==> flow/design.v <==
module cordic #(
    parameter data_width = 16,
    parameter iterations = 15
    )(
    input clk,
    input reset_n,
    input logic signed [data_width-1:0] angle,
    input logic signed [data_width-1:0] x_i,
    input logic signed [data_width-1:0] y_i,
    output logic signed [data_width-1:0] cos,
    output logic signed [data_width-1:0] sin,
    input valid_in,
    output logic valid_out
    );
    logic signed [data_width-1:0] atan_table [0:iterations-1];
    assign atan_table[0]  = 'd12867;   
    assign atan_table[1]  = 'd7596;    
    assign atan_table[2]  = 'd4013;    
    assign atan_table[3]  = 'd2037;    
    assign atan_table[4]  = 'd1021;    
    assign atan_table[5]  = 'd511;     
    assign atan_table[6]  = 'd256;     
    assign atan_table[7]  = 'd128;     
    assign atan_table[8]  = 'd64;      
    assign atan_table[9]  = 'd32;      
    assign atan_table[10] = 'd16;      
    assign atan_table[11] = 'd8;       
    assign atan_table[12] = 'd4;       
    assign atan_table[13] = 'd2;       
    assign atan_table[14] = 'd1;       
    logic signed [data_width-1:0] x [0:iterations], y [0:iterations], z [0:iterations];
    logic [$clog2(iterations)-1:0] iteration;
    logic valid_pipe [0:iterations];
    always_ff @(posedge clk or negedge reset_n) begin
        if (!reset_n) begin
            x[0] <= 0;
            y[0] <= 0;
            z[0] <= 0;
            valid_pipe[0] <= 0;
        end else if (valid_in) begin
            case (angle[15:14])
                2'b00: begin
                    x[0] <= x_i;
                    y[0] <= y_i;
                    z[0] <= angle;
                end
                2'b01: begin
                    x[0] <= -y_i;
                    y[0] <= x_i;
                    z[0] <= {2'b00, angle[13:0]};
                end
                2'b10: begin
                    x[0] <= -x_i;
                    y[0] <= -y_i;
                    z[0] <= {2'b11, angle[13:0]};
                end
                2'b11: begin
                    x[0] <= y_i;
                    y[0] <= -x_i;
                    z[0] <= -angle;
                end
            endcase
            valid_pipe[0] <= 1;
        end else begin
            valid_pipe[0] <= 0;
        end
    end
    genvar i;
    generate
        for (i = 0; i < iterations; i = i + 1) begin : cordic_pipeline
            always_ff @(posedge clk or negedge reset_n) begin
                if (!reset_n) begin
                    x[i+1] <= 0;
                    y[i+1] <= 0;
                    z[i+1] <= 0;
                    valid_pipe[i+1] <= 0;
                end else if (valid_pipe[i]) begin
                    if (z[i] < 0) begin
                        x[i+1] <= x[i] + (y[i] >>> i);
                        y[i+1] <= y[i] - (x[i] >>> i);
                        z[i+1] <= z[i] + atan_table[i];
                    end else begin
                        x[i+1] <= x[i] - (y[i] >>> i);
                        y[i+1] <= y[i] + (x[i] >>> i);
                        z[i+1] <= z[i] - atan_table[i];
                    end
                    valid_pipe[i+1] <= 1;
                end else begin
                    valid_pipe[i+1] <= 0;
                end
            end
        end
    endgenerate
    assign cos = x[iterations];
    assign sin = y[iterations];
    assign valid_out = valid_pipe[iterations];
endmodule
# Reports on cordic
# What the tools print for cordic, step after step.
# Line numbers count from 1 in the design file above.
# Operators: Yosys type, input widths -> output width; for muxes data width and select width s.
# Library cell names are shortened.
# The mark - stands for no value.
# inputs
top	cordic
clock_port	clk
cell_library	sky130hd
corner	tt_025C_1v80

# Elaborated design
# Counts by Yosys on the flattened word-level netlist (proc, flatten, opt, wreduce). Print and check cells are left out. Cells with the same type and inputs are merged into one.
# op_classes
reduce_and_logical	1
n_mux	63
n_addsub	90
eq_ne	3
cmp	15
# op_table
cell	count
$mux 16	44
$lt 16x1->1 const B	15
$pmux 16 s4	3
$neg 16->16	3
$add 16x10->16	2
$sub 16x10->16	2
$add 16x10->16 const B	2
$sub 16x10->16 const B	2
$add 16x11->16	2
$sub 16x11->16	2
$add 16x12->16	2
$sub 16x12->16	2
$add 16x13->16	2
$sub 16x13->16	2
$add 16x14->16	2
$sub 16x14->16	2
$add 16x15->16	2
$sub 16x15->16	2
$sub 16x16->16	2
$add 16x2->16	2
$sub 16x2->16	2
$add 16x3->16	2
$sub 16x3->16	2
$add 16x4->16	2
$sub 16x4->16	2
$add 16x5->16	2
$sub 16x5->16	2
$add 16x6->16	2
# Other operator kinds: 36; their cells: 59.
# bits
elab_cells	235
output_inout_bits	33
register_bits	768

# Logic depth
# Longest topological path by Yosys (ltp), each cell counted once; first at word level (registers and memories cut), then after technology mapping (sequential cells cut; the memories' decode and read muxes count).
# depth
word_depth	2
abc_area	0
mapped_depth	16
ltp_nobuf	16

# After synthesis
# The flow's flattened synthesis, as Yosys stat reports it; memories are mapped. The netlist is that of the ABC_AREA named above (0 if unset); the other value can give another one.
# synth_totals
stdcells	6641
flip_flops	744
seq_area_um2	18617.9
area_um2	60919.7
# types
type	count
dfrtp_1	744
ha_1	711
mux2_2	411
xnor2_1	499
a21oi_1	654
o21ai_0	423
xor2_1	230
nor2_1	529
a21o_1	208
nand2_1	372
inv_1	350
fa_1	44
mux2i_1	86
nor3_1	129
o21a_1	77
o21bai_1	77
clkbuf_1	146
nand2b_1	84
# Not listed: further types 69, cells in them 867.

# Timing after synthesis
# Path of least setup slack by OpenSTA after synthesis, without wires, with an ideal clock, recovery checks aside; 20% of the period is set as input and as output delay. Where synthesis merged equal registers, the netlist keeps one of their names.
# synth_path
path_type	register to register
startpoint	register z[2][15]
endpoint	register y[3][13]
driving_pins	12
t_arrival_ns	3.248
delay_ns	3.373
launch_ns	0.000
setup_time_ns	0.125
n_path_buf	2
clock_period_ns	4.0
slack_ns	0.627
synth_period_reached_ns	3.373
# "delay_ns" = arrival - input delay + setup time.
# "driving_pins" counts driving pins, that of a launching flip-flop among them; a cell with two outputs on the path counts twice.
# "synth_period_reached_ns" = period - worst setup slack (recovery checks aside). The figure is calculated, with input and output delays left at 20% of the set period.
# Between the ends stands the longest chain of elaborated cells between them, by number of cells; it is not shown to be the way that was timed. Of several equally long chains one is given.
# A line is the first line of the expression or statement that the cell stems from. Yosys adds cells for indexed reads and writes and turns some case tables into memories.
# A register here has more assigning lines than the two given.
# synth_between
cell_sequence	dfrtp_1 -> clkbuf_1 -> clkbuf_1 -> mux2i_1 -> ha_1 -> nor2b_1 -> o31ai_1 -> a211oi_1 -> or3_1 -> a41oi_1 -> xnor2_1 -> mux2_2
elab_chain_cells	2
# synth_lines
item	line	rtl
from (decl)	31	logic signed [data_width-1:0] x [0:iterations], y [0:iterations], z [0:iterations];
from (assign)	81	z[i+1] <= z[i] + atan_table[i];
from (assign)	85	z[i+1] <= z[i] - atan_table[i];
$lt 16x1->1	78	if (z[i] < 0) begin
$mux 16	78
to (assign)	80	y[i+1] <= y[i] - (x[i] >>> i);
to (assign)	84	y[i+1] <= y[i] + (x[i] >>> i);
to (decl)	31

# Timing after layout
# From the final timing report of record 1: the path of least setup slack in the routed layout; clock arrival at registers is part of the times.
# layout_path
path_type	register to register
startpoint	register y[1][1]
endpoint	register x[2][15]
t_arrival_ns	4.36
driving_pins	17
clock_period_ns	4.0
launch_ns	0.71
n_path_buf	0
setup_time_ns	0.11
slack_ns	0.23
# Between the ends stands the longest chain of elaborated cells between them, by number of cells; it is not shown to be the way that was timed. Of several equally long chains one is given.
# A register here has more assigning lines than the two given.
# layout_between
cell_sequence	dfrtp_1 -> inv_1 -> ha_1 -> inv_1 -> or3_1 -> nor4_1 -> nor2_1 -> xor2_1 -> ha_1 -> a21o_1 -> a21o_1 -> a21oi_1 -> nor2_1 -> a211oi_1 -> o31a_1 -> xnor2_1 -> mux2_2
elab_chain_cells	2
# layout_lines
item	line	rtl
from (decl)	31	logic signed [data_width-1:0] x [0:iterations], y [0:iterations], z [0:iterations];
from (assign)	80	y[i+1] <= y[i] - (x[i] >>> i);
from (assign)	84	y[i+1] <= y[i] + (x[i] >>> i);
$sub 16x15->16	83	x[i+1] <= x[i] - (y[i] >>> i);
$mux 16	78	if (z[i] < 0) begin
to (assign)	79	x[i+1] <= x[i] + (y[i] >>> i);
to (assign)	83
to (decl)	31

# Measured data: module cordic, platform sky130hd, 4 stored runs of the flow under differing settings, order arbitrary. Input and output delays are each 20% of the period that was set; the output load is 0.01 pF.
# By "worstPathTime_ns" is meant the share of the clock period that the worst setup path is allowed (20% is reserved at inputs, 20% at outputs), minus its slack. Clock arrival times at its registers enter into it.
# A setting shown as n/a is not set for that run.
# Results: n/a = not shown.
setting or result,record 1,record 2,record 3,record 4
GPL_ROUTABILITY_DRIVEN,0,n/a,n/a,n/a
MAX_ROUTING_LAYER,met4,n/a,met4,n/a
PLACE_DENSITY_LB_ADDON,0.13,n/a,n/a,n/a
SETUP_SLACK_MARGIN,-0.12,1.09,0.59,n/a
SLEW_MARGIN,10,20,15,20
TNS_END_PERCENT,10,n/a,85,n/a
period_ns,4.0,3.8,2.45,3.8
CAP_MARGIN,20,20,20,20
CORE_MARGIN,2,2,2,2
CORE_UTILIZATION,40,40,54,40
ABC_AREA,n/a,n/a,1,n/a
CELL_PAD_IN_SITES_GLOBAL_PLACEMENT,n/a,n/a,3,n/a
CORE_ASPECT_RATIO,n/a,n/a,0.85,n/a
CTS_CLUSTER_DIAMETER,n/a,n/a,198,n/a
GPL_TIMING_DRIVEN,n/a,n/a,1,n/a
HOLD_SLACK_MARGIN,n/a,n/a,0.06,n/a
MIN_ROUTING_LAYER,n/a,n/a,met2,n/a
PLACE_DENSITY,n/a,n/a,0.78,n/a
final_util_pct,44.7,54.4,n/a,44.7
final_die_area_um2,155437.0,155437.0,n/a,155437.0
ws_setup_ns,0.234,0.528,n/a,0.156
fin_tns_ns,0.000,0.000,n/a,0.000
worstPathTime_ns,3.77,3.27,n/a,3.64
path_kind,register to register,register to register,n/a,register to register
synth_chip_area_um2,60919.7,60919.7,n/a,60919.7
# Record 3: not finished: placement ended with error GPL-0301
